==> flow/design.v <==
module Sort5 #(
    parameter DATA_WIDTH = 32
)(
    input iClk,
    input iReset_n,
    input iChipSelect_n,
    input iRead_n,
    input iWrite_n,
    input [3:0] iAddress,               
    input [DATA_WIDTH-1:0] iData,
    output reg [DATA_WIDTH-1:0] oData
);
    reg [DATA_WIDTH-1:0] in0, in1, in2, in3, in4;
    reg [DATA_WIDTH-1:0] sorted0, sorted1, sorted2, sorted3, sorted4;
    reg start;
    always @(posedge iClk or negedge iReset_n) begin
        if (!iReset_n) begin
            in0 <= 0; in1 <= 0; in2 <= 0; in3 <= 0; in4 <= 0;
            sorted0 <= 0; sorted1 <= 0; sorted2 <= 0; sorted3 <= 0; sorted4 <= 0;
            start <= 0;
        end else begin
            if (!iChipSelect_n && !iWrite_n) begin
                case (iAddress)
                    4'd0: in0 <= iData;
                    4'd1: in1 <= iData;
                    4'd2: in2 <= iData;
                    4'd3: in3 <= iData;
                    4'd4: in4 <= iData;
                    4'd5: start <= 1'b1;
                endcase
            end
            if (start) begin
                reg [DATA_WIDTH-1:0] t0, t1, t2, t3, t4;
                reg [DATA_WIDTH-1:0] tmp;
                t0 = in0;
                t1 = in1;
                t2 = in2;
                t3 = in3;
                t4 = in4;
                if (t0 > t1) begin tmp = t0; t0 = t1; t1 = tmp; end
                if (t1 > t2) begin tmp = t1; t1 = t2; t2 = tmp; end
                if (t2 > t3) begin tmp = t2; t2 = t3; t3 = tmp; end
                if (t3 > t4) begin tmp = t3; t3 = t4; t4 = tmp; end
                if (t0 > t1) begin tmp = t0; t0 = t1; t1 = tmp; end
                if (t1 > t2) begin tmp = t1; t1 = t2; t2 = tmp; end
                if (t2 > t3) begin tmp = t2; t2 = t3; t3 = tmp; end
                if (t0 > t1) begin tmp = t0; t0 = t1; t1 = tmp; end
                if (t1 > t2) begin tmp = t1; t1 = t2; t2 = tmp; end
                if (t0 > t1) begin tmp = t0; t0 = t1; t1 = tmp; end
                sorted0 <= t0;
                sorted1 <= t1;
                sorted2 <= t2;
                sorted3 <= t3;
                sorted4 <= t4;
                start <= 0;
            end
        end
    end
    always @(posedge iClk) begin
        if (!iChipSelect_n && !iRead_n) begin
            case (iAddress)
                4'd0: oData <= in0;
                4'd1: oData <= in1;
                4'd2: oData <= in2;
                4'd3: oData <= in3;
                4'd4: oData <= in4;
                4'd6: oData <= sorted0;
                4'd7: oData <= sorted1;
                4'd8: oData <= sorted2;
                4'd9: oData <= sorted3;
                4'd10: oData <= sorted4;
                default: oData <= 0;
            endcase
        end
    end
endmodule
Lab notebook: Sort5

======== Step by step through the tools: Sort5 ========
Module Sort5 before and after one edit of its RTL, step after step.
"original" refers to lines of the RTL above, "edited" to lines of the edited file.
"change": "edited" minus "original" as printed here. "relative change": 100 x difference / "original".
Library cell names are shortened.
A cell with -- has no value.
design
  top module .............................. Sort5
  clock ................................... iClk
  library ................................. sky130hd
  library corner .......................... tt_025C_1v80

======== Diff ========
The edit as a unified diff against the file above.
This change comes from a script, not from a designer. No optimisation was intended, and the edited design may behave differently.
begin of diff
@@ -9,5 +9,5 @@
     input [3:0] iAddress,               
     input [DATA_WIDTH-1:0] iData,
-    output reg [DATA_WIDTH-1:0] oData
+    output reg [DATA_WIDTH:0] oData
 );
     reg [DATA_WIDTH-1:0] in0, in1, in2, in3, in4;
end of diff

======== Word level ========
Source: Yosys, flattened and elaborated, memories not mapped. Widths are those after wreduce. Registers that Yosys merges into a memory's read port (data or address) are not register bits. Print and check cells do not count. Equal cells are merged and count once.
bit counts
  element                          original  edited  change  relative change (%)
  register bits after elaboration  353       354     +1      +0.28
operators by class
  element                        original  edited  change  relative change (%)
  muxes and demuxes              39        39      0       0.00
  equality and inequality tests  10        10      0       0.00
  reduce/logical cells           11        11      0       0.00
  order comparisons              10        10      0       0.00
operators by type and width
  cell                                    original  edited  change  relative change (%)
  2-to-1 mux 32 bit                       35        35      0       0.00
  greater-than comparator 32 bit          10        10      0       0.00
  AND reduction 2 bit                     5         5       0       0.00
  == test 4 x 3 -> 1 bit with constant B  4         4       0       0.00
  == test 4 bit with constant B           3         3       0       0.00
  zero test 1 bit                         3         3       0       0.00
  2-to-1 mux 1 bit                        3         3       0       0.00
  == test 4 x 2 -> 1 bit with constant B  2         2       0       0.00
  logical AND 1 bit                       2         2       0       0.00
  == test 4 x 1 -> 1 bit with constant B  1         1       0       0.00
  zero test 4 bit                         1         1       0       0.00
  parallel mux 32 bit (select 10 bit)     1         1       0       0.00

======== Longest topological paths ========
Longest topological path by Yosys (ltp), each cell counted once; first at word level (registers and memories cut), then after technology mapping (sequential cells cut; the memories' decode and read muxes count).
logic depth
  element                  original  edited  change  relative change (%)
  depth after elaboration  20        20      0       0.00
  ABC_AREA                 0         0       --      --
  depth in mapped cells    105       109     +4      +3.81

======== Synthesis result ========
Source: synth_stat.txt of the flow (Yosys; design flattened, memories mapped). It holds for the ABC_AREA given above (unset counts as 0); a run with the other value may have another netlist.
mapped netlist
  element                            original  edited   change  relative change (%)
  cell area after synthesis (µm²)    29513.3   29877.4  +364.1  +1.23
  flip-flops                         353       353      0       0.00
  mapped cells                       3264      3400     +136    +4.17
  sequential part of the area (µm²)  8993.6    8993.6   0.0     0.00
  buffer cells                       176       181      +5      +2.84
cell types
  type      original  edited  change  relative change (%)
  a21oi_1   220       312     +92     +41.82
  mux2i_1   265       203     -62     -23.40
  nand2_1   234       181     -53     -22.65
  nand2b_1  26        66      +40     +153.85
  inv_1     368       401     +33     +8.97
  nor2_1    211       239     +28     +13.27
  nor2b_1   22        48      +26     +118.18
  o221ai_1  47        72      +25     +53.19
  nand3_1   46        65      +19     +41.30
  o21ai_1   2         16      +14     +700.00
  a221o_1   20        7       -13     -65.00
  a21o_1    69        57      -12     -17.39
  mux2_2    278       267     -11     -3.96
  o311ai_0  11        1       -10     -90.91
  buf_2     13        22      +9      +69.23
  o311ai_1  10        1       -9      -90.00
  mux2i_2   0         9       +9      --
  buf_1     41        33      -8      -19.51
The list need not be complete.

======== Timing after synthesis ========
OpenSTA on the mapped netlist: ideal clock, no wires. The path of least setup slack (recovery checks aside). Input and output delay are each 20% of the period. Register names are those of the netlist, which keeps one name where synthesis merged equal registers.
path post-synthesis
  element                        original              edited                change  relative change (%)
  kind                           register to register  register to register  --      --
  start point                    register in0[7]       register in0[19]      --      --
  end point                      register sorted0[13]  register sorted0[1]   --      --
  time at the first pin (ns)     0.000                 0.000                 0.000   --
  period (ns)                    20.0                  20.0                  0.0     0.00
  data arrival time (ns)         19.023                18.842                -0.181  -0.95
  slack (ns)                     0.851                 1.076                 +0.225  --
  buffers on the path            15                    15                    0       0.00
  delay of the path (ns)         19.149                18.925                -0.224  -1.17
  driving pins on the path       99                    104                   +5      +5.05
  synthesis period reached (ns)  19.149                18.924                -0.225  -1.17
"delay of the path" is the arrival time less input delay plus setup time.
"driving pins on the path" counts driving pins, that of a launching flip-flop among them; a cell with two outputs on the path counts twice.
"synthesis period reached" = period - worst setup slack (recovery checks aside). The figure is calculated, with input and output delays left at 20% of the set period.
Between the ends stands the longest chain of elaborated cells between them, by number of cells; it is not shown to be the way that was timed. Of several equally long chains one is given.
A line is the first line of the expression or statement that the cell stems from. Yosys adds cells for indexed reads and writes and turns some case tables into memories.
between the ends, post-synthesis, original
  cell sequence ........................... dfrtp_1 ha_1 a21oi_1 o21ai_0 a221oi_2 a31oi_1 o21ai_1 clkbuf_1 clkbuf_1 mux2_2 ha_1 nand4_1 or4_1 nor3_1 a31oi_1 nor2_2 clkbuf_1 buf_1 [63 not listed] ha_1 o21ai_0 nand2b_1 a21oi_1 nor2b_1 o21ai_0 nand2b_1 a21oi_1 nor2b_1 o21ai_0 o211ai_1 a21oi_1 a31oi_1 nand2b_1 buf_1 clkbuf_1 nor2_1 a221o_1
  cells in the longest elaborated chain ... 20
RTL lines, path post-synthesis, original
  element                         RTL line  source
  start, declared                 13        reg [DATA_WIDTH-1:0] in0, in1, in2, in3, in4;
  start, assigned                 18        in0 <= 0; in1 <= 0; in2 <= 0; in3 <= 0; in4 <= 0;
  start, assigned                 24        4'd0: in0 <= iData;
  greater-than comparator 32 bit  40        if (t0 > t1) begin tmp = t0; t0 = t1; t1 = tmp; end
  2-to-1 mux 32 bit               40
  2-to-1 mux 32 bit               32        if (start) begin
  greater-than comparator 32 bit  41        if (t1 > t2) begin tmp = t1; t1 = t2; t2 = tmp; end
  2-to-1 mux 32 bit               41
  2-to-1 mux 32 bit               32
  greater-than comparator 32 bit  44        if (t0 > t1) begin tmp = t0; t0 = t1; t1 = tmp; end
  [6 not listed]                  --
  2-to-1 mux 32 bit               47        if (t0 > t1) begin tmp = t0; t0 = t1; t1 = tmp; end
  2-to-1 mux 32 bit               32
  greater-than comparator 32 bit  48        if (t1 > t2) begin tmp = t1; t1 = t2; t2 = tmp; end
  2-to-1 mux 32 bit               48
  2-to-1 mux 32 bit               32
  greater-than comparator 32 bit  49        if (t0 > t1) begin tmp = t0; t0 = t1; t1 = tmp; end
  2-to-1 mux 32 bit               49
  end, assigned                   19        sorted0 <= 0; sorted1 <= 0; sorted2 <= 0; sorted3 <= 0; sorted4 <= 0;
  end, assigned                   50        sorted0 <= t0;
  end, declared                   14        reg [DATA_WIDTH-1:0] sorted0, sorted1, sorted2, sorted3, sorted4;
between the ends, post-synthesis, edited
  cell sequence ........................... dfrtp_1 ha_1 and3_1 a221o_1 a22oi_2 a21boi_0 nor2_1 clkbuf_1 buf_1 mux2i_1 inv_1 ha_1 a21oi_1 nand2_1 a221o_1 o311ai_2 and2_1 buf_2 [68 not listed] o21ai_0 nand2b_1 a21oi_1 nor2b_1 o21ai_0 nand2b_1 a21oi_1 nor3_1 a211oi_1 o221ai_1 nand2_1 a21oi_1 nand2b_1 clkbuf_1 inv_1 clkbuf_1 a21oi_1 o21ai_0
  cells in the longest elaborated chain ... 20
RTL lines, path post-synthesis, edited
  element                         RTL line  source
  start, declared                 13        reg [DATA_WIDTH-1:0] in0, in1, in2, in3, in4;
  start, assigned                 18        in0 <= 0; in1 <= 0; in2 <= 0; in3 <= 0; in4 <= 0;
  start, assigned                 24        4'd0: in0 <= iData;
  greater-than comparator 32 bit  40        if (t0 > t1) begin tmp = t0; t0 = t1; t1 = tmp; end
  2-to-1 mux 32 bit               40
  2-to-1 mux 32 bit               32        if (start) begin
  greater-than comparator 32 bit  41        if (t1 > t2) begin tmp = t1; t1 = t2; t2 = tmp; end
  2-to-1 mux 32 bit               41
  2-to-1 mux 32 bit               32
  greater-than comparator 32 bit  44        if (t0 > t1) begin tmp = t0; t0 = t1; t1 = tmp; end
  [6 not listed]                  --
  2-to-1 mux 32 bit               47        if (t0 > t1) begin tmp = t0; t0 = t1; t1 = tmp; end
  2-to-1 mux 32 bit               32
  greater-than comparator 32 bit  48        if (t1 > t2) begin tmp = t1; t1 = t2; t2 = tmp; end
  2-to-1 mux 32 bit               48
  2-to-1 mux 32 bit               32
  greater-than comparator 32 bit  49        if (t0 > t1) begin tmp = t0; t0 = t1; t1 = tmp; end
  2-to-1 mux 32 bit               49
  end, assigned                   19        sorted0 <= 0; sorted1 <= 0; sorted2 <= 0; sorted3 <= 0; sorted4 <= 0;
  end, assigned                   50        sorted0 <= t0;
  end, declared                   14        reg [DATA_WIDTH-1:0] sorted0, sorted1, sorted2, sorted3, sorted4;

======== Path in the finished layout ========
Path of least setup slack in the final report of the runs of pair A (OpenROAD, finished layout, wires in). Where an end is a register, its clock arrival counts in the times.
path after layout
  element                     original              edited                change  relative change (%)
  kind                        register to register  register to register  --      --
  start point                 register in0[19]      register in1[26]      --      --
  end point                   register sorted0[3]   register sorted0[2]   --      --
  driving pins on the path    83                    100                   +17     +20.48
  period (ns)                 20.0                  20.0                  0.0     0.00
  slack (ns)                  0.73                  0.76                  +0.03   --
  data arrival time (ns)      19.74                 19.71                 -0.03   -0.15
  time at the first pin (ns)  0.57                  0.59                  +0.02   +3.51
  buffers on the path         17                    13                    -4      -23.53
Between the ends stands the longest chain of elaborated cells between them, by number of cells; it is not shown to be the way that was timed. Of several equally long chains one is given.
between the ends, after layout, original
  cell sequence ........................... dfrtp_1 ha_1 a41oi_1 o21ai_1 a22oi_2 buf_4 nand2_1 o21ai_4 clkbuf_16 mux2_2 ha_1 a21oi_1 o21ai_0 a221oi_1 buf_4 a31oi_1 or2_4 buf_4 [47 not listed] a22oi_2 buf_4 buf_4 buf_12 mux2i_2 inv_1 ha_1 nand4_1 nor2_1 o21ai_0 o211ai_1 buf_4 a21oi_1 a31oi_2 nand2b_4 buf_12 nor2_1 a221o_1
  cells in the longest elaborated chain ... 20
RTL lines, path after layout, original
  element                         RTL line  source
  start, declared                 13        reg [DATA_WIDTH-1:0] in0, in1, in2, in3, in4;
  start, assigned                 18        in0 <= 0; in1 <= 0; in2 <= 0; in3 <= 0; in4 <= 0;
  start, assigned                 24        4'd0: in0 <= iData;
  greater-than comparator 32 bit  40        if (t0 > t1) begin tmp = t0; t0 = t1; t1 = tmp; end
  2-to-1 mux 32 bit               40
  2-to-1 mux 32 bit               32        if (start) begin
  greater-than comparator 32 bit  41        if (t1 > t2) begin tmp = t1; t1 = t2; t2 = tmp; end
  2-to-1 mux 32 bit               41
  2-to-1 mux 32 bit               32
  greater-than comparator 32 bit  44        if (t0 > t1) begin tmp = t0; t0 = t1; t1 = tmp; end
  [6 not listed]                  --
  2-to-1 mux 32 bit               47        if (t0 > t1) begin tmp = t0; t0 = t1; t1 = tmp; end
  2-to-1 mux 32 bit               32
  greater-than comparator 32 bit  48        if (t1 > t2) begin tmp = t1; t1 = t2; t2 = tmp; end
  2-to-1 mux 32 bit               48
  2-to-1 mux 32 bit               32
  greater-than comparator 32 bit  49        if (t0 > t1) begin tmp = t0; t0 = t1; t1 = tmp; end
  2-to-1 mux 32 bit               49
  end, assigned                   19        sorted0 <= 0; sorted1 <= 0; sorted2 <= 0; sorted3 <= 0; sorted4 <= 0;
  end, assigned                   50        sorted0 <= t0;
  end, declared                   14        reg [DATA_WIDTH-1:0] sorted0, sorted1, sorted2, sorted3, sorted4;
between the ends, after layout, edited
  cell sequence ........................... dfrtp_1 inv_1 ha_1 nand4_1 buf_4 nor4_4 nand2_1 a21boi_1 nor2_4 buf_12 buf_12 mux2i_2 inv_1 ha_1 a21oi_1 o21ai_0 a22o_1 o21ai_4 [64 not listed] o21ai_0 nand2b_1 a21oi_1 nor2b_1 o21ai_0 nand2b_1 a21oi_2 buf_4 nor3_1 a211oi_2 buf_4 o221ai_1 nand2_1 a21oi_2 nand2_2 inv_1 buf_12 a221o_1
  cells in the longest elaborated chain ... 20
RTL lines, path after layout, edited
  element                         RTL line  source
  start, declared                 13        reg [DATA_WIDTH-1:0] in0, in1, in2, in3, in4;
  start, assigned                 18        in0 <= 0; in1 <= 0; in2 <= 0; in3 <= 0; in4 <= 0;
  start, assigned                 25        4'd1: in1 <= iData;
  greater-than comparator 32 bit  40        if (t0 > t1) begin tmp = t0; t0 = t1; t1 = tmp; end
  2-to-1 mux 32 bit               40
  2-to-1 mux 32 bit               32        if (start) begin
  greater-than comparator 32 bit  41        if (t1 > t2) begin tmp = t1; t1 = t2; t2 = tmp; end
  2-to-1 mux 32 bit               41
  2-to-1 mux 32 bit               32
  greater-than comparator 32 bit  44        if (t0 > t1) begin tmp = t0; t0 = t1; t1 = tmp; end
  [6 not listed]                  --
  2-to-1 mux 32 bit               47        if (t0 > t1) begin tmp = t0; t0 = t1; t1 = tmp; end
  2-to-1 mux 32 bit               32
  greater-than comparator 32 bit  48        if (t1 > t2) begin tmp = t1; t1 = t2; t2 = tmp; end
  2-to-1 mux 32 bit               48
  2-to-1 mux 32 bit               32
  greater-than comparator 32 bit  49        if (t0 > t1) begin tmp = t0; t0 = t1; t1 = tmp; end
  2-to-1 mux 32 bit               49
  end, assigned                   19        sorted0 <= 0; sorted1 <= 0; sorted2 <= 0; sorted3 <= 0; sorted4 <= 0;
  end, assigned                   50        sorted0 <= t0;
  end, declared                   14        reg [DATA_WIDTH-1:0] sorted0, sorted1, sorted2, sorted3, sorted4;

======== Measured runs ========
Runs of the flow (Yosys, OpenROAD) on both versions; the two runs of a pair have the same settings. The constraints put input and output delay at 20% of the set period each and load the outputs with 0.01 pF.
flow settings, pair A
  CORE_UTILIZATION ........................ 40
  period_ns ............................... 20.0
  CAP_MARGIN .............................. 20
  CORE_MARGIN ............................. 2
  SLEW_MARGIN ............................. 20
results, pair A
  element                                 original  edited   change  relative change (%)
  total die area (µm²)                    75971.9   76895.3  +923.4  +1.22
  mapped cell area after synthesis (µm²)  29513.3   29877.4  +364.1  +1.23
  setup slack of the critical path (ns)   0.731     0.758    +0.027  --
  standard-cell area after layout (µm²)   36175.9   36850.3  +674.4  +1.86
flow settings, pair B
  CAP_MARGIN .............................. 20
  CELL_PAD_IN_SITES_DETAIL_PLACEMENT ...... 0
  CORE_ASPECT_RATIO ....................... 0.76
  CORE_UTILIZATION ........................ 45
  MAX_ROUTING_LAYER ....................... met5
  PLACE_DENSITY ........................... 0.73
  SETUP_SLACK_MARGIN ...................... 1.13
  SLEW_MARGIN ............................. 35
  TNS_END_PERCENT ......................... 35
  period_ns ............................... 14.1
  CORE_MARGIN ............................. 2
results, pair B
  element                                 original  edited   change  relative change (%)
  total die area (µm²)                    67668.9   68490.7  +821.8  +1.21
  mapped cell area after synthesis (µm²)  29513.3   29877.4  +364.1  +1.23
  setup slack of the critical path (ns)   -4.188    -4.104   +0.084  --
  standard-cell area after layout (µm²)   42802.3   43193.9  +391.6  +0.91
